==> flow/design.v <==
`timescale 1ns / 1ps
module adder(
    input [31:0] in_a, in_b,
    output [31:0] out
    );
    assign out = in_a + in_b;
endmodule
`timescale 1ns / 1ps
module pc(pc_cur, pc_nxt, clk, rst, StallF);
    input clk, rst;
    input StallF; 
    input [31:0] pc_nxt;
    output reg [31:0] pc_cur;
    always @(posedge clk or negedge rst) begin
        if (!rst) pc_cur <= 0;
        else if (StallF==0) pc_cur <= pc_nxt;
    end
endmodule
`timescale 1ns / 1ps
module FET_DEC_Reg(instrF, instrD, pcF, pcD, pc_plus4F, pc_plus4D, StallD, FlushD, clk,rst);
    input clk, rst;
    input StallD, FlushD;  
    input [31:0] instrF, pcF, pc_plus4F;
    output reg [31:0] instrD, pcD, pc_plus4D;
    always @(posedge clk or negedge rst) begin
        if (!rst) begin
            instrD <= 0;
            pcD <= 0;
            pc_plus4D <= 0;
        end
        else if (FlushD) begin
            instrD <= 0;
            pcD <= 0;
            pc_plus4D <= 0;
        end
        else if (StallD==0) begin
            instrD <= instrF;
            pcD <= pcF;
            pc_plus4D <= pc_plus4F;
        end
    end
endmodule
`timescale 1ns / 1ps
module fetch_cycle(clk, rst, pcTargetE, pcSrcE, instrD, pcD, pc_plus4D, StallF, StallD,FlushD, imem_addr, imem_data);
    input clk,rst;
    input pcSrcE;  
    input StallF, StallD, FlushD;  
    input [31:0] pcTargetE;
    output [31:0] instrD, pcD, pc_plus4D;
    output [31:0] imem_addr;
    input  [31:0] imem_data;
    wire [31:0] pc_nxt, pc_cur, pc_plus4F;
    wire [31:0] instrF;
    assign pc_nxt = (pcSrcE== 1'b0)? pc_plus4F : pcTargetE;
    pc program_counter (
                        .pc_nxt(pc_nxt),
                        .pc_cur(pc_cur),
                        .clk(clk),
                        .rst(rst),
                        .StallF(StallF)
                        );
    assign imem_addr = pc_cur;
    assign instrF    = imem_data;
    adder pc_adder (
                    .in_a(pc_cur),
                    .in_b(32'h00000004),
                    .out(pc_plus4F)
                    );
    FET_DEC_Reg F_D_Reg (
                         .instrF(instrF),
                         .instrD(instrD),
                         .pcF(pc_cur),
                         .pcD(pcD),
                         .pc_plus4F(pc_plus4F),
                         .pc_plus4D(pc_plus4D),
                         .StallD(StallD),
                         .FlushD(FlushD),
                         .clk(clk),
                         .rst(rst)
                         );
endmodule
`timescale 1ns / 1ps
module main_decoder(opcode, funct3, Branch, Jump, ResultSrc, MemWrite, ALUSrc, ImmSrc, MemSize, RegWrite, ALUop);
    input [6:0] opcode;
    input [2:0] funct3;
    output Branch, Jump, MemWrite, ALUSrc, RegWrite;
    output [1:0] ResultSrc, ImmSrc, ALUop;
    output reg [1:0] MemSize;
    reg [10:0] controles;
    assign {RegWrite,ImmSrc,ALUSrc,MemWrite,ResultSrc,Branch,ALUop,Jump}=controles;
    always @(*) begin
        MemSize=2'b00;
        case(opcode)
        7'b0000011: begin  
            controles = 11'b1_00_1_0_01_0_00_0;
            case(funct3)
            0: MemSize= 2'b01;  
            1: MemSize= 2'b10;  
            default: MemSize= 2'b11;  
            endcase
        end
        7'b0100011: begin  
            controles = 11'b0_01_1_1_00_0_00_0;
            case(funct3)
            0: MemSize= 2'b01;  
            1: MemSize= 2'b10;  
            default: MemSize= 2'b11;  
            endcase
        end
        7'b0110011: controles = 11'b1_00_0_0_00_0_10_0;  
        7'b1100011: controles = 11'b0_10_0_0_00_1_01_0;  
        7'b0010011: controles = 11'b1_00_1_0_00_0_10_0;  
        7'b1101111: controles = 11'b1_11_0_0_10_0_00_1;  
        default:    controles = 0;      
        endcase
    end
endmodule
`timescale 1ns / 1ps
module alu_decoder(ALUop, funct3, funct7_5, op5, ALUCtrl);
    input [1:0] ALUop;
    input funct7_5, op5;
    input [2:0] funct3;
    output reg [3:0] ALUCtrl;
    localparam      add=0,
                    sub=1,
                    AND=2,
                    OR=3,
                    XOR=4,
                    slt=5,
                    sltu=6,
                    sll=7,
                    srl=8,
                    sra=9;
    always @(*) begin
        ALUCtrl=0;
        case(ALUop)
        0: ALUCtrl = add;  
        1: ALUCtrl = sub;  
        2: begin
                case(funct3)
                0: ALUCtrl = (funct7_5 & op5)? sub:add;
                1: ALUCtrl = sll;
                2: ALUCtrl = slt;
                3: ALUCtrl = sltu;
                4: ALUCtrl = XOR;
                5: ALUCtrl = funct7_5? sra:srl;
                6: ALUCtrl = OR;
                7: ALUCtrl = AND;
                endcase
           end 
        endcase
    end
endmodule
`timescale 1ns / 1ps
module control_unit(op,funct3,funct7,RegWrite,ImmSrc,ALUSrc,MemWrite,ResultSrc,Branch,ALUCtrl,Jump,MemSize);
    input [6:0] op;
    input [2:0] funct3;
    input funct7;
    output Branch, Jump, MemWrite, ALUSrc, RegWrite;
    output [1:0] ResultSrc, ImmSrc, MemSize;
    output [3:0] ALUCtrl;
    wire [1:0] ALUop;
    main_decoder MainDec (
                          .opcode(op), 
                          .funct3(funct3), 
                          .Branch(Branch),
                          .Jump(Jump), 
                          .ResultSrc(ResultSrc), 
                          .MemWrite(MemWrite), 
                          .ALUSrc(ALUSrc), 
                          .ImmSrc(ImmSrc), 
                          .MemSize(MemSize), 
                          .RegWrite(RegWrite), 
                          .ALUop(ALUop)
                          );
    alu_decoder ALUDec (
                        .ALUop(ALUop), 
                        .funct3(funct3), 
                        .funct7_5(funct7), 
                        .op5(op[5]), 
                        .ALUCtrl(ALUCtrl)
                        );
endmodule
`timescale 1ns / 1ps
module register_file(clk,A1,A2,A3,WD3,WE3,RD1,RD2);
    input clk,WE3;
    input [4:0] A1,A2,A3;
    input [31:0] WD3;
    output [31:0] RD1,RD2;
    reg [31:0] reg_file [0:31];
    always @(negedge clk) begin
        if(WE3 && A3 != 0) reg_file[A3] <= WD3;
    end
    assign RD1 = (A1 == 0) ? 32'd0 : reg_file [A1];
    assign RD2 = (A2 == 0) ? 32'd0 : reg_file [A2];
endmodule
`timescale 1ns / 1ps
module imm_extend(imm, immSrc, immExt);
    input [24:0] imm;
    input [1:0] immSrc;
    output reg [31:0] immExt;
    always @(*) begin
        case(immSrc)
        0: immExt= {{20{imm[24]}}, imm[24:13]};  
        1: immExt= {{20{imm[24]}}, imm[24:18], imm[4:0]};  
        2: immExt= {{20{imm[24]}}, imm[0], imm[23:18], imm[4:1], 1'b0};  
        3: immExt= {{12{imm[24]}}, imm[12:5], imm[13], imm[23:14], 1'b0};  
        default: immExt=0;
        endcase
    end
endmodule
`timescale 1ns / 1ps
module DEC_EXC_Reg(RegWriteD,RegWriteE,ResultSrcD,ResultSrcE,MemWriteD,MemWriteE,JumpD,JumpE,
                   BranchD,BranchE,ALUCtrlD,ALUCtrlE,ALUSrcD,ALUSrcE,MemSizeD,MemSizeE,PCD,PCE,
                   Rs1D,Rs1E,Rs2D,Rs2E,RdD,RdE,ExtImmD,ExtImmE,PCPlus4D,PCPlus4E,StallE,FlushE,clk,rst,
                   RD1D,RD1E,RD2D,RD2E);
    input RegWriteD,MemWriteD,JumpD,BranchD,ALUSrcD,StallE,FlushE;
    input clk,rst;
    input [1:0] ResultSrcD,MemSizeD;
    input [3:0] ALUCtrlD;
    input [31:0] RD1D,RD2D,PCD,ExtImmD,PCPlus4D;
    input [4:0] Rs1D,Rs2D,RdD;
    output reg [4:0] Rs1E,Rs2E,RdE;
    output reg [31:0] RD1E,RD2E,PCE,ExtImmE,PCPlus4E;
    output reg [3:0] ALUCtrlE;
    output reg [1:0] ResultSrcE,MemSizeE;
    output reg RegWriteE,MemWriteE,JumpE,BranchE,ALUSrcE;
    always @(posedge clk or negedge rst) begin
        if (!rst) begin
            RegWriteE <= 0;
            ResultSrcE <= 0;
            MemWriteE <= 0;
            JumpE <= 0;
            BranchE <= 0;
            ALUCtrlE <= 0;
            ALUSrcE <= 0;
            MemSizeE <= 0;
            RD1E <= 0;
            RD2E <= 0;
            PCE <= 0;
            Rs1E <= 0;
            Rs2E <= 0;
            RdE <= 0;
            ExtImmE <= 0;
            PCPlus4E <= 0;
        end
        else if (FlushE) begin
            RegWriteE <= 0;
            ResultSrcE <= 0;
            MemWriteE <= 0;
            JumpE <= 0;
            BranchE <= 0;
            ALUCtrlE <= 0;
            ALUSrcE <= 0;
            MemSizeE <= 0;
            RD1E <= 0;
            RD2E <= 0;
            PCE <= 0;
            Rs1E <= 0;
            Rs2E <= 0;
            RdE <= 0;
            ExtImmE <= 0;
            PCPlus4E <= 0;
        end
        else begin
            if (StallE == 0) begin
                RegWriteE <= RegWriteD;
                ResultSrcE <= ResultSrcD;
                MemWriteE <= MemWriteD;
                JumpE <= JumpD;
                BranchE <= BranchD;
                ALUCtrlE <= ALUCtrlD;
                ALUSrcE <= ALUSrcD;
                MemSizeE <= MemSizeD;
                RD1E <= RD1D;
                RD2E <= RD2D;
                PCE <= PCD;
                Rs1E <= Rs1D;
                Rs2E <= Rs2D;
                RdE <= RdD;
                ExtImmE <= ExtImmD;
                PCPlus4E <= PCPlus4D;
            end
        end
    end
endmodule
`timescale 1ns / 1ps
module decode_cycle(clk,rst,instrD,pcD,pc_plus4D,  
                    RegWriteW,RdW,ResultW,  
                    StallE,FlushE,  
                    RegWriteE,ResultSrcE,MemWriteE,JumpE,BranchE,ALUCtrlE,ALUSrcE,MemSizeE,  
                    RD1E,RD2E,pcE,Rs1E,Rs2E,RdE,ExtImmE,pc_plus4E);  
    input  clk,rst,RegWriteW,StallE,FlushE;
    input  [4:0] RdW;
    input  [31:0] instrD, pcD, pc_plus4D, ResultW;
    output [1:0] ResultSrcE, MemSizeE;
    output [3:0] ALUCtrlE;
    output [4:0] Rs1E,Rs2E,RdE;
    output [31:0] RD1E,RD2E,pcE,ExtImmE,pc_plus4E;
    output RegWriteE,MemWriteE,JumpE,BranchE,ALUSrcE;
    wire        RegWriteD,MemWriteD,JumpD,BranchD,ALUSrcD;
    wire [1:0]  ResultSrcD, ImmSrcD, MemSizeD;
    wire [3:0]  ALUCtrlD;
    wire [31:0] RD1D,RD2D,PCD,ImmExtD;
    wire [4:0]  Rs1D,Rs2D,RdD;
    assign PCD  = pcD;
    assign Rs1D = instrD[19:15];
    assign Rs2D = instrD[24:20];
    assign RdD = instrD[11:7];
    control_unit ControlUnit(
                             .op(instrD[6:0]),
                             .funct3(instrD[14:12]),
                             .funct7(instrD[30]),
                             .RegWrite(RegWriteD),
                             .ImmSrc(ImmSrcD),
                             .ALUSrc(ALUSrcD),
                             .MemWrite(MemWriteD),
                             .ResultSrc(ResultSrcD),
                             .Branch(BranchD),
                             .ALUCtrl(ALUCtrlD),
                             .Jump(JumpD),
                             .MemSize(MemSizeD)
                             );
    register_file RegFile (
                           .clk(clk),
                           .A1(instrD[19:15]),
                           .A2(instrD[24:20]),
                           .A3(RdW),
                           .WD3(ResultW),
                           .WE3(RegWriteW),
                           .RD1(RD1D),
                           .RD2(RD2D)
                           );
    imm_extend ImmExt (
                       .imm(instrD[31:7]), 
                       .immSrc(ImmSrcD), 
                       .immExt(ImmExtD)
                       );
    DEC_EXC_Reg D_E_Reg (
                         .RegWriteD(RegWriteD),
                         .RegWriteE(RegWriteE),
                         .ResultSrcD(ResultSrcD),
                         .ResultSrcE(ResultSrcE),
                         .MemWriteD(MemWriteD),
                         .MemWriteE(MemWriteE),
                         .JumpD(JumpD),
                         .JumpE(JumpE),
                         .BranchD(BranchD),
                         .BranchE(BranchE),
                         .ALUCtrlD(ALUCtrlD),
                         .ALUCtrlE(ALUCtrlE),
                         .ALUSrcD(ALUSrcD),
                         .ALUSrcE(ALUSrcE),
                         .MemSizeD(MemSizeD),
                         .MemSizeE(MemSizeE),
                         .PCD(pcD),
                         .PCE(pcE),
                         .Rs1D(instrD[19:15]),
                         .Rs1E(Rs1E),
                         .Rs2D(instrD[24:20]),
                         .Rs2E(Rs2E),
                         .RdD(instrD[11:7]),
                         .RdE(RdE),
                         .ExtImmD(ImmExtD),
                         .ExtImmE(ExtImmE),
                         .PCPlus4D(pc_plus4D),
                         .PCPlus4E(pc_plus4E),
                         .StallE(StallE),
                         .FlushE(FlushE),
                         .RD1D(RD1D),
                         .RD1E(RD1E),
                         .RD2D(RD2D),
                         .RD2E(RD2E),
                         .clk(clk),
                         .rst(rst)
                         );
endmodule
`timescale 1ns / 1ps
module hazard_unit(Rs1D,Rs2D,Rs1E,Rs2E,RdE,PCSrcE,ResultSrcE0,RdM,RegWriteM,RdW,RegWriteW,proc_ready,PENABLE,IsPerM,  
                   StallF,StallD,StallE,StallM,FlushD,FlushE,FlushW,ForwardAE,ForwardBE  
                   );
        input            PCSrcE,ResultSrcE0,RegWriteM,RegWriteW,proc_ready,PENABLE,IsPerM;
        input      [4:0] Rs1D,Rs2D,Rs1E,Rs2E,RdE,RdM,RdW;
        output reg       StallF,StallD,StallE,StallM,FlushD,FlushE,FlushW;
        output reg [1:0] ForwardAE,ForwardBE;
        reg lwStall,perStall;
        always @(*) begin
            if ((Rs1E==RdM) && RegWriteM && Rs1E!=0) ForwardAE = 2'b10;  
            else if ((Rs1E==RdW) && RegWriteW && Rs1E!=0) ForwardAE = 2'b01;  
            else ForwardAE = 2'b00;
            if ((Rs2E==RdM) && RegWriteM && Rs2E!=0) ForwardBE = 2'b10;  
            else if ((Rs2E==RdW) && RegWriteW && Rs2E!=0) ForwardBE = 2'b01;  
            else ForwardBE = 2'b00;
            lwStall = ResultSrcE0 & ((Rs1D==RdE) | (Rs2D==RdE));
            perStall = !proc_ready;
            perStall = IsPerM && (!PENABLE || !proc_ready);
            {FlushE,FlushD,StallD,StallF,StallE,StallM,FlushW} = {lwStall|PCSrcE,PCSrcE,lwStall|perStall,lwStall|perStall,perStall,perStall,perStall};
         end
endmodule
`timescale 1ns / 1ps
module ALU(SrcA, SrcB, ALUResult, Zero, ALUCtrl);
    input [31:0] SrcA, SrcB;
    input [3:0] ALUCtrl;
    output reg [31:0] ALUResult;
    output Zero;
    assign Zero = (!(SrcA-SrcB))? 1 : 0;
    always @(*) begin
        ALUResult = 0;
        case(ALUCtrl)
        0:       ALUResult = SrcA + SrcB;                      
        1:       ALUResult = SrcA - SrcB;                      
        2:       ALUResult = SrcA & SrcB;                      
        3:       ALUResult = SrcA | SrcB;                      
        4:       ALUResult = SrcA ^ SrcB;                      
        5:       ALUResult = ($signed(SrcA) < $signed(SrcB));  
        6:       ALUResult = SrcA < SrcB;                      
        7:       ALUResult = SrcA << SrcB[4:0];                
        8:       ALUResult = SrcA >> SrcB[4:0];                
        9:       ALUResult = $signed(SrcA) >>> SrcB[4:0];              
        endcase
    end
endmodule
`timescale 1ns / 1ps
module EXE_MEM_Reg(clk,rst,RegWriteE,ResultSrcE,MemWriteE,MemSizeE,ALUResultE,WriteDataE,RdE,PCPlus4E,IsPerE,   
                           RegWriteM,ResultSrcM,MemWriteM,MemSizeM,ALUResultM,WriteDataM,RdM,PCPlus4M,IsPerM,    
                           StallM);  
    input             clk,rst;
    input             StallM;
    input             RegWriteE,MemWriteE,IsPerE;
    input      [1:0]  ResultSrcE, MemSizeE;
    input      [4:0]  RdE;
    input      [31:0] ALUResultE,WriteDataE,PCPlus4E;
    output reg        RegWriteM,MemWriteM,IsPerM;
    output reg [1:0]  ResultSrcM, MemSizeM;
    output reg [4:0]  RdM;
    output reg [31:0] ALUResultM,WriteDataM,PCPlus4M;
    always @(posedge clk or negedge rst) begin
        if(!rst) begin
            RegWriteM <= 0;
            ResultSrcM <= 0;
            MemWriteM <= 0;
            MemSizeM <= 0;
            ALUResultM <= 0;
            WriteDataM <= 0;
            RdM <= 0;
            PCPlus4M <= 0;
            IsPerM <= 0;
        end
        else begin
            if (StallM==0) begin
                RegWriteM <= RegWriteE;
                ResultSrcM <= ResultSrcE;
                MemWriteM <= MemWriteE;
                MemSizeM <= MemSizeE;
                ALUResultM <= ALUResultE;
                WriteDataM <= WriteDataE;
                RdM <= RdE;
                PCPlus4M <= PCPlus4E;
                IsPerM <= IsPerE;
            end
        end
    end    
endmodule
`timescale 1ns / 1ps
module execute_cycle(clk,rst,RegWriteE,ResultSrcE,MemWriteE,JumpE,BranchE,ALUCtrlE,ALUSrcE,ExtImmE,MemSizeE,  
                     RD1E,RD2E,PCE,Rs1E,Rs2E,RdE,PCPlus4E,ResultW,  
                     StallM,ForwardAE,ForwardBE,  
                     RegWriteM,ResultSrcM,MemWriteM,MemSizeM,ALUResultM,WriteDataM,RdM,PCPlus4M,PCTargetE,PCSrcE,IsPerM,transEn  
                     );
    input         clk,rst;
    input         RegWriteE,MemWriteE,JumpE,BranchE,ALUSrcE,StallM;
    input  [1:0]  ForwardAE, ForwardBE;
    input  [1:0]  ResultSrcE,MemSizeE;
    input  [3:0]  ALUCtrlE;
    input  [4:0]  Rs1E,Rs2E,RdE;
    input  [31:0] RD1E,RD2E,PCE,ExtImmE,PCPlus4E,ResultW;
    output        RegWriteM,MemWriteM,PCSrcE;
    output [1:0]  ResultSrcM, MemSizeM;
    output [4:0]  RdM;
    output [31:0] ALUResultM,WriteDataM,PCPlus4M,PCTargetE;
    output        transEn, IsPerM;  
    wire        ZeroE;
    reg         IsPerE;
    reg  [31:0] SrcAE,SrcBE,SrcBE_WriteDataE;
    wire [31:0] WriteDataE,ALUResultE,ALUResultM_in;
    always @(*) begin
        SrcAE = 0;
        SrcBE = 0;
        SrcBE_WriteDataE = 0;
        IsPerE = 0;
        case (ForwardAE)
        0: SrcAE = RD1E;
        1: SrcAE = ResultW;
        2: SrcAE = ALUResultM_in;
        endcase
        case (ForwardBE)
        0: SrcBE_WriteDataE = RD2E;
        1: SrcBE_WriteDataE = ResultW;
        2: SrcBE_WriteDataE = ALUResultM_in;
        endcase
        case (ALUSrcE)
        0: SrcBE = SrcBE_WriteDataE;
        1: SrcBE = ExtImmE;
        endcase
        if ((ResultSrcE[0] || MemWriteE))
            if(ALUResultE > 511)
                IsPerE = 1;
    end 
    ALU ALU(
            .SrcA(SrcAE),
            .SrcB(SrcBE),
            .ALUResult(ALUResultE),
            .Zero(ZeroE),
            .ALUCtrl(ALUCtrlE)
            );
    adder PCTargetAdder (
                         .in_a(PCE),
                         .in_b(ExtImmE),
                         .out(PCTargetE)
                         );
    EXE_MEM_Reg E_M_Reg (
                         .clk(clk),
                         .rst(rst),
                         .RegWriteE(RegWriteE),
                         .ResultSrcE(ResultSrcE),
                         .MemWriteE(MemWriteE),
                         .MemSizeE(MemSizeE),
                         .ALUResultE(ALUResultE),
                         .WriteDataE(WriteDataE),
                         .RdE(RdE),
                         .PCPlus4E(PCPlus4E),
                         .RegWriteM(RegWriteM),
                         .ResultSrcM(ResultSrcM),
                         .MemWriteM(MemWriteM),
                         .MemSizeM(MemSizeM),
                         .ALUResultM(ALUResultM),
                         .WriteDataM(WriteDataM),
                         .RdM(RdM),
                         .PCPlus4M(PCPlus4M),
                         .IsPerM(IsPerM),
                         .IsPerE(IsPerE),
                         .StallM(StallM)
                         );
    assign WriteDataE = SrcBE_WriteDataE;
    assign PCSrcE = (ZeroE & BranchE) | JumpE;
    assign ALUResultM_in = ALUResultM;
    assign transEn = IsPerE;
endmodule
`timescale 1ns / 1ps
module MEM_WB_Reg(clk,rst,RegWriteM,ResultSrcM,ALUResultM,ReadDataM,RdM,PCPlus4M,  
                          RegWriteW,ResultSrcW,ALUResultW,ReadDataW,RdW,PCPlus4W,  
                          FlushW  
                  );
    input             clk,rst;
    input             FlushW;
    input             RegWriteM;
    input      [1:0]  ResultSrcM;
    input      [4:0]  RdM;
    input      [31:0] ALUResultM,ReadDataM,PCPlus4M;    
    output reg        RegWriteW;
    output reg [1:0]  ResultSrcW;
    output reg [4:0]  RdW;
    output reg [31:0] ALUResultW,ReadDataW,PCPlus4W;
    always @(posedge clk or negedge rst) begin
        if (!rst) begin
            RegWriteW <= 0;
            ResultSrcW <= 0;
            RdW <= 0;
            ALUResultW <= 0;
            ReadDataW <= 0;
            PCPlus4W <= 0;
        end
        else if (FlushW) begin
            RegWriteW <= 0;
            ResultSrcW <= 0;
            RdW <= 0;
            ALUResultW <= 0;
            ReadDataW <= 0;
            PCPlus4W <= 0;
        end
        else begin
            RegWriteW <= RegWriteM;
            ResultSrcW <=  ResultSrcM;
            RdW <= RdM;
            ALUResultW <= ALUResultM;
            ReadDataW <= ReadDataM;
            PCPlus4W <= PCPlus4M;
        end
    end
endmodule
`timescale 1ns / 1ps
module memory_cycle(RegWriteM,ResultSrcM,MemWriteM,MemSizeM,  
                    clk,rst,ALUResultM,WriteDataM,RdM,PCPlus4M,IsPerM,  
                    RegWriteW,ResultSrcW,ALUResultW,ReadDataW,RdW,PCPlus4W,  
                    FlushW,  
                    dmem_addr,dmem_wdata,dmem_we,dmem_size,dmem_rdata  
                    );
    input         clk,rst;
    input         FlushW;
    input         RegWriteM,MemWriteM,IsPerM;
    input  [1:0]  ResultSrcM,MemSizeM;
    input  [4:0]  RdM;
    input  [31:0] ALUResultM,WriteDataM,PCPlus4M;
    output        RegWriteW;
    output [1:0]  ResultSrcW;
    output [4:0]  RdW;
    output [31:0] ALUResultW,ReadDataW,PCPlus4W;
    output [31:0] dmem_addr, dmem_wdata;
    output        dmem_we;
    output [1:0]  dmem_size;
    input  [31:0] dmem_rdata;
    wire [31:0] ReadDataM, RD;
    assign dmem_addr  = ALUResultM;
    assign dmem_wdata = WriteDataM;
    assign dmem_we    = MemWriteM;
    assign dmem_size  = MemSizeM;
    assign RD = (MemSizeM==1)? {{24{dmem_rdata[7]}},dmem_rdata[7:0]}:
                (MemSizeM==2)? {{16{dmem_rdata[15]}},dmem_rdata[15:0]}:
                dmem_rdata;
    assign ReadDataM = RD;
    MEM_WB_Reg M_WB_Reg(
                        .clk(clk),
                        .rst(rst),
                        .RegWriteM(RegWriteM),
                        .ResultSrcM(ResultSrcM),
                        .ALUResultM(ALUResultM),
                        .ReadDataM(ReadDataM),
                        .RdM(RdM),
                        .PCPlus4M(PCPlus4M),
                        .RegWriteW(RegWriteW),
                        .ResultSrcW(ResultSrcW),
                        .ALUResultW(ALUResultW),
                        .ReadDataW(ReadDataW),
                        .RdW(RdW),
                        .PCPlus4W(PCPlus4W),
                        .FlushW(FlushW)
                       );
endmodule
`timescale 1ns / 1ps
module writeback_cycle(RegWriteW,ResultSrcW,  
                       ALUResultW,ReadDataW,RdW,PCPlus4W,  
                       ResultW  
                       );
    input             RegWriteW;
    input      [1:0]  ResultSrcW;
    input      [4:0]  RdW;
    input      [31:0] ALUResultW,ReadDataW,PCPlus4W;
    output reg [31:0] ResultW;
    always@(*) begin
        case(ResultSrcW)
        0: ResultW = ALUResultW;
        1: ResultW = ReadDataW;
        2: ResultW = PCPlus4W;
        3: ResultW = 0;
        endcase
    end
endmodule
`timescale 1ns / 1ps
module rv32i_core(clk,rst,imem_data,dmem_rdata,  
                  imem_addr,dmem_addr,dmem_wdata,dmem_we,dmem_size  
                  );
    input         clk,rst;
    input  [31:0] imem_data;
    input  [31:0] dmem_rdata;
    output [31:0] imem_addr;
    output [31:0] dmem_addr;
    output [31:0] dmem_wdata;
    output        dmem_we;
    output [1:0]  dmem_size;
    wire        StallF,StallD,StallE,StallM,FlushD,FlushE,FlushW;
    wire [1:0]  ForwardAE,ForwardBE;
    wire        PCSrcE;
    wire [31:0] instrD,PCD,PCPlus4D;
    wire        RegWriteE,MemWriteE,JumpE,BranchE,ALUSrcE;
    wire [1:0]  ResultSrcE, MemSizeE;
    wire [3:0]  ALUCtrlE;
    wire [4:0]  Rs1E,Rs2E,RdE;
    wire [31:0] RD1E,RD2E,PCE,ExtImmE,PCPlus4E;
    wire        RegWriteM,MemWriteM,IsPerM;
    wire [1:0]  ResultSrcM, MemSizeM;
    wire [4:0]  RdM;
    wire [31:0] ALUResultM,WriteDataM,PCPlus4M,PCTargetE;
    wire        RegWriteW;
    wire [1:0]  ResultSrcW;
    wire [4:0]  RdW;
    wire [31:0] ALUResultW,ReadDataW,PCPlus4W;
    wire [31:0] ResultW;
    hazard_unit Hazard_Unit (
                             .Rs1D(instrD[19:15]),
                             .Rs2D(instrD[24:20]),
                             .Rs1E(Rs1E),
                             .Rs2E(Rs2E),
                             .RdE(RdE),
                             .PCSrcE(PCSrcE),
                             .ResultSrcE0(ResultSrcE[0]),
                             .RdM(RdM),
                             .RegWriteM(RegWriteM),
                             .RdW(RdW),
                             .RegWriteW(RegWriteW),
                             .proc_ready(1'b1),
                             .PENABLE(1'b1),
                             .IsPerM(1'b0), 
                             .StallF(StallF),
                             .StallD(StallD),
                             .StallE(StallE),
                             .StallM(StallM),
                             .FlushD(FlushD),
                             .FlushE(FlushE),
                             .FlushW(FlushW),
                             .ForwardAE(ForwardAE),
                             .ForwardBE(ForwardBE)
                            );
    fetch_cycle Fetch (
                       .clk(clk),
                       .rst(rst),
                       .pcTargetE(PCTargetE),
                       .pcSrcE(PCSrcE),
                       .instrD(instrD),
                       .pcD(PCD),
                       .pc_plus4D(PCPlus4D),
                       .StallF(StallF),
                       .StallD(StallD),
                       .FlushD(FlushD),
                       .imem_addr(imem_addr),
                       .imem_data(imem_data)
                       );
       decode_cycle Decode (
                            .clk(clk),
                            .rst(rst),
                            .instrD(instrD),
                            .pcD(PCD),
                            .pc_plus4D(PCPlus4D), 
                            .RegWriteW(RegWriteW),
                            .RdW(RdW),
                            .ResultW(ResultW), 
                            .StallE(StallE),
                            .FlushE(FlushE), 
                            .RegWriteE(RegWriteE),
                            .ResultSrcE(ResultSrcE),
                            .MemWriteE(MemWriteE),
                            .JumpE(JumpE),
                            .BranchE(BranchE),
                            .ALUCtrlE(ALUCtrlE),
                            .ALUSrcE(ALUSrcE),
                            .MemSizeE(MemSizeE), 
                            .RD1E(RD1E),
                            .RD2E(RD2E),
                            .pcE(PCE),
                            .Rs1E(Rs1E),
                            .Rs2E(Rs2E),
                            .RdE(RdE),
                            .ExtImmE(ExtImmE),
                            .pc_plus4E(PCPlus4E)
                            ); 
       execute_cycle Execute (
                              .clk(clk),
                              .rst(rst),
                              .RegWriteE(RegWriteE),
                              .ResultSrcE(ResultSrcE),
                              .MemWriteE(MemWriteE),
                              .JumpE(JumpE),
                              .BranchE(BranchE),
                              .ALUCtrlE(ALUCtrlE),
                              .ALUSrcE(ALUSrcE),
                              .ExtImmE(ExtImmE),
                              .MemSizeE(MemSizeE),
                              .RD1E(RD1E),
                              .RD2E(RD2E),
                              .PCE(PCE),
                              .Rs1E(Rs1E),
                              .Rs2E(Rs2E),
                              .RdE(RdE),
                              .PCPlus4E(PCPlus4E),
                              .ResultW(ResultW), 
                              .StallM(StallM),
                              .ForwardAE(ForwardAE),
                              .ForwardBE(ForwardBE), 
                              .RegWriteM(RegWriteM),
                              .ResultSrcM(ResultSrcM),
                              .MemWriteM(MemWriteM),
                              .MemSizeM(MemSizeM),
                              .ALUResultM(ALUResultM),
                              .WriteDataM(WriteDataM),
                              .RdM(RdM),
                              .PCPlus4M(PCPlus4M),
                              .PCTargetE(PCTargetE),  
                              .PCSrcE(PCSrcE),  
                              .IsPerM(),
                              .transEn()
                             );
       memory_cycle Memory (
                            .RegWriteM(RegWriteM),
                            .ResultSrcM(ResultSrcM),
                            .MemWriteM(MemWriteM),
                            .MemSizeM(MemSizeM), 
                            .clk(clk),
                            .rst(rst),
                            .ALUResultM(ALUResultM),
                            .WriteDataM(WriteDataM),
                            .RdM(RdM),
                            .PCPlus4M(PCPlus4M),
                            .IsPerM(1'b0),
                            .FlushW(FlushW),
                            .RegWriteW(RegWriteW),  
                            .ResultSrcW(ResultSrcW),
                            .ALUResultW(ALUResultW),
                            .ReadDataW(ReadDataW),
                            .RdW(RdW),  
                            .PCPlus4W(PCPlus4W),
                            .dmem_addr(dmem_addr),
                            .dmem_wdata(dmem_wdata),
                            .dmem_we(dmem_we),
                            .dmem_size(dmem_size),
                            .dmem_rdata(dmem_rdata)
                           );
    writeback_cycle Write_Back (
                                .RegWriteW(RegWriteW),
                                .ResultSrcW(ResultSrcW), 
                                .ALUResultW(ALUResultW),
                                .ReadDataW(ReadDataW),
                                .RdW(RdW),
                                .PCPlus4W(PCPlus4W), 
                                .ResultW(ResultW)  
                           );
endmodule
# --- Tool chain data of rv32i_core ---
# What the tools print for rv32i_core, step after step.
# Line numbers count from 1 in the design file above.
# Cell names lack the library's common part.
design:
  top: "rv32i_core"
  clk_port: "clk"
  cell_library: "sky130hd"
  pvt_corner: "tt_025C_1v80"

# --- Word level ---
# Yosys after proc, flatten, opt, wreduce and memory -nomap, before mapping. Memory bits, and registers merged into a memory's read port (data or address), are not among the register bits. Print and check cells are not counted.
# Memory sizes are those after Yosys's memory passes, which may raise the word count (mostly to a power of two), join words into wider ones and drop unused or constant bits.
classes:
  add_sub_neg: 4
  mul: 0
  div_mod_pow: 0
  n_cmp: 2
  eq_ne: 43
  n_shift: 3
  n_mux: 48
  bitwise: 10
  reduce_and_logical: 22
ops:
  columns: ["op", "n"]
  rows:
  - ["two-way mux 32 bit", 17]
  - ["parallel mux 32 bit (select 10 bit)", 1]
  - ["parallel mux 32 bit (select 4 bit)", 2]
  - ["parallel mux 32 bit (select 3 bit)", 2]
  - ["parallel mux 11 bit (select 6 bit)", 1]
  - ["adder 32 bit", 2]
  - ["less-than comparator 32 bit", 2]
  - ["parallel mux 32 bit (select 2 bit)", 1]
  - ["adder 32 x 3 -> 32 bit (second input constant)", 1]
  - ["subtractor 32 bit", 1]
  - ["AND 32 bit", 1]
  - ["bitwise OR 32 bit", 1]
  - ["bitwise XOR 32 bit", 1]
  - ["<< shifter 32 x 5 -> 32 bit", 1]
  - [">> shifter 32 x 5 -> 32 bit", 1]
  - [">>> shifter 32 x 5 -> 32 bit", 1]
  - ["logical NOT 32 bit", 1]
  - ["parallel mux 4 bit (select 8 bit)", 1]
  - ["equality test 5 bit", 6]
  - ["two-way mux 5 bit", 4]
  - ["equality test 2 bit (second input constant)", 8]
  - ["equality test 4 x 3 -> 1 bit (second input constant)", 4]
  - ["nonzero test 5 bit", 3]
  - ["equality test 7 x 6 -> 1 bit (second input constant)", 2]
  - ["equality test 7 bit (second input constant)", 2]
  - ["equality test 2 x 1 -> 1 bit (second input constant)", 6]
  - ["equality test 3 bit (second input constant)", 4]
  - ["two-way mux 1 bit", 11]
# Not listed: further kinds 21, cells in them 44.
bits:
  regBits: 527
  latchBits: 0
  ram_bits: 1024
  romBits: 0
  clocked_rd_ports_x_width: 0
  mem_count: 1
  input_bits: 66
  output_inout_bits: 99
  elab_cells: 167
memory_table:
  columns: ["name", "words", "width", "read_ports", "write_ports", "line", "rtl"]
  rows:
  - ["Decode.RegFile.reg_file", 32, 32, 2, 1, 190, "reg [31:0] reg_file [0:31];"]

# --- Longest topological paths ---
# Longest topological path by Yosys (ltp), each cell counted once; first at word level (registers and memories cut), then after technology mapping (sequential cells cut; the memories' decode and read muxes count).
logic_depth:
  ltp_word: 15
  ABC_AREA: 1
  ltp_mapped: 40
  mapped_depth_nobuf: 35

# --- Synthesis result ---
# Yosys stat after the flow's synthesis: flattened, memories mapped to cells. It holds for the ABC_AREA given above (unset counts as 0); a run with the other value may have another netlist.
synth_totals:
  cells: 8843
  area_um2: 79028.3
  seqArea_um2: 43688.2
  ffs: 1541
  n_buf: 639
types:
  columns: ["cell", "n", "area_total_um2"]
  rows:
  - ["edfxtp_1", 1024, 3.07E+04]
  - ["dfrtp_1", 516, 1.29E+04]
  - ["o21ai_0", 1209, 6.05E+03]
  - ["nor2_1", 1473, 5.53E+03]
  - ["nand2_1", 1314, 4932.23]
  - ["nand3_1", 953, 4.77E+03]
  - ["o221ai_1", 391, 3.42E+03]
  - ["clkbuf_1", 488, 1.83E+03]
  - ["ha_1", 129, 1.61E+03]
  - ["inv_1", 424, 1.59E+03]
  - ["a21oi_1", 242, 1.21E+03]
  - ["o22ai_1", 115, 719.44]
  - ["xor2_1", 65, 569.296]
  - ["buf_2", 80, 400.384]
  - ["nand4_1", 62, 387.872]
  - ["nor3_1", 51, 255.245]
  - ["o211ai_1", 32, 240.23]
  - ["buf_1", 55, 206.448]
# Not listed: further types 39, cells in them 220.

# Module rv32i_core, platform sky130hd: 6 stored runs of the flow (Yosys, OpenROAD) with differing settings, in no particular order. Input and output delays are each 20% of the period that was set; the output load is 0.01 pF.
# "worst_path_ns" means the part of the period allowed to the worst setup path (the constraints hold back 20% at inputs and 20% at outputs) less its slack; where the path has registers, the arrival times of their clocks count too.
# By "design_power_w" is meant OpenSTA's value without simulated activity: inputs other than the clock are taken to toggle once in ten clock periods, and the tool carries that through the logic.
runs:
  - name: "run A"
    settings:
      ABC_AREA: 1
      CORE_MARGIN: 10
      MAX_ROUTING_LAYER: "met4"
      PLACE_DENSITY_LB_ADDON: 0.29
      SLEW_MARGIN: 5
      TNS_END_PERCENT: 60
      period_ns: 8.5
      CAP_MARGIN: 20
      CORE_UTILIZATION: 40
    results:
      setup_ws_ns: 1.238
      design_die_area_um2: 215751.0
      yosys.chip_area_um2: 79028.3
      design_power_w: 0.025035
      final_stdcell_area_um2: 93332.0
  - name: "run B"
    settings:
      ABC_AREA: 1
      CAP_MARGIN: 40
      CELL_PAD_IN_SITES_DETAIL_PLACEMENT: 2
      CORE_UTILIZATION: 71
      CTS_CLUSTER_DIAMETER: 129
      CTS_CLUSTER_SIZE: 35
      GPL_ROUTABILITY_DRIVEN: 0
      GPL_TIMING_DRIVEN: 0
      HOLD_SLACK_MARGIN: 0.28
      MAX_ROUTING_LAYER: "met4"
      MIN_ROUTING_LAYER: "met2"
      PLACE_DENSITY_LB_ADDON: 0.26
      SLEW_MARGIN: 5
      period_ns: 12.3
      CORE_MARGIN: 2
    outcome: "unfinished; tool error in placement"
  - name: "run C"
    settings:
      CORE_UTILIZATION: 40
      period_ns: 7.86
      CAP_MARGIN: 20
      CORE_MARGIN: 2
      SLEW_MARGIN: 20
    results:
      setup_ws_ns: 0.208
      design_die_area_um2: 197527.0
      yosys.chip_area_um2: 77594.4
      design_power_w: 0.026773
      final_stdcell_area_um2: 93191.9
      worst_path_ns: 7.65
      worstPathKind: "register to register"
  - name: "run D"
    settings:
      CORE_UTILIZATION: 40
      period_ns: 9.7
      CAP_MARGIN: 20
      CORE_MARGIN: 2
      SLEW_MARGIN: 20
    results:
      setup_ws_ns: 0.736
      design_die_area_um2: 197527.0
      yosys.chip_area_um2: 77594.4
      design_power_w: 0.021457
      final_stdcell_area_um2: 92673.9
      worst_path_ns: 8.96
      worstPathKind: "register to register"
  - name: "run E"
    settings:
      ABC_AREA: 1
      CORE_UTILIZATION: 35
      CTS_CLUSTER_DIAMETER: 394
      CTS_CLUSTER_SIZE: 43
      MIN_ROUTING_LAYER: "met1"
      PLACE_DENSITY_LB_ADDON: 0.07
      SETUP_SLACK_MARGIN: -0.21
      SLEW_MARGIN: 25
      period_ns: 5.09
      CAP_MARGIN: 20
      CORE_MARGIN: 2
    results:
      setup_ws_ns: 0.026
      design_die_area_um2: 229613.0
      yosys.chip_area_um2: 79028.3
      design_power_w: 0.035733
      final_stdcell_area_um2: 94642.0
      worst_path_ns: 5.06
      worstPathKind: "register to register"
  - name: "run F"
    settings:
      CORE_MARGIN: 10
      MAX_ROUTING_LAYER: "met4"
      PLACE_DENSITY_LB_ADDON: 0.29
      period_ns: 8.5
      CAP_MARGIN: 20
      CORE_UTILIZATION: 40
      SLEW_MARGIN: 20
    results:
      setup_ws_ns: 0.399
      design_die_area_um2: 212005.0
      yosys.chip_area_um2: 77594.4
      design_power_w: 0.024392
      final_stdcell_area_um2: 92815.3
      worst_path_ns: 8.10
      worstPathKind: "register to register"
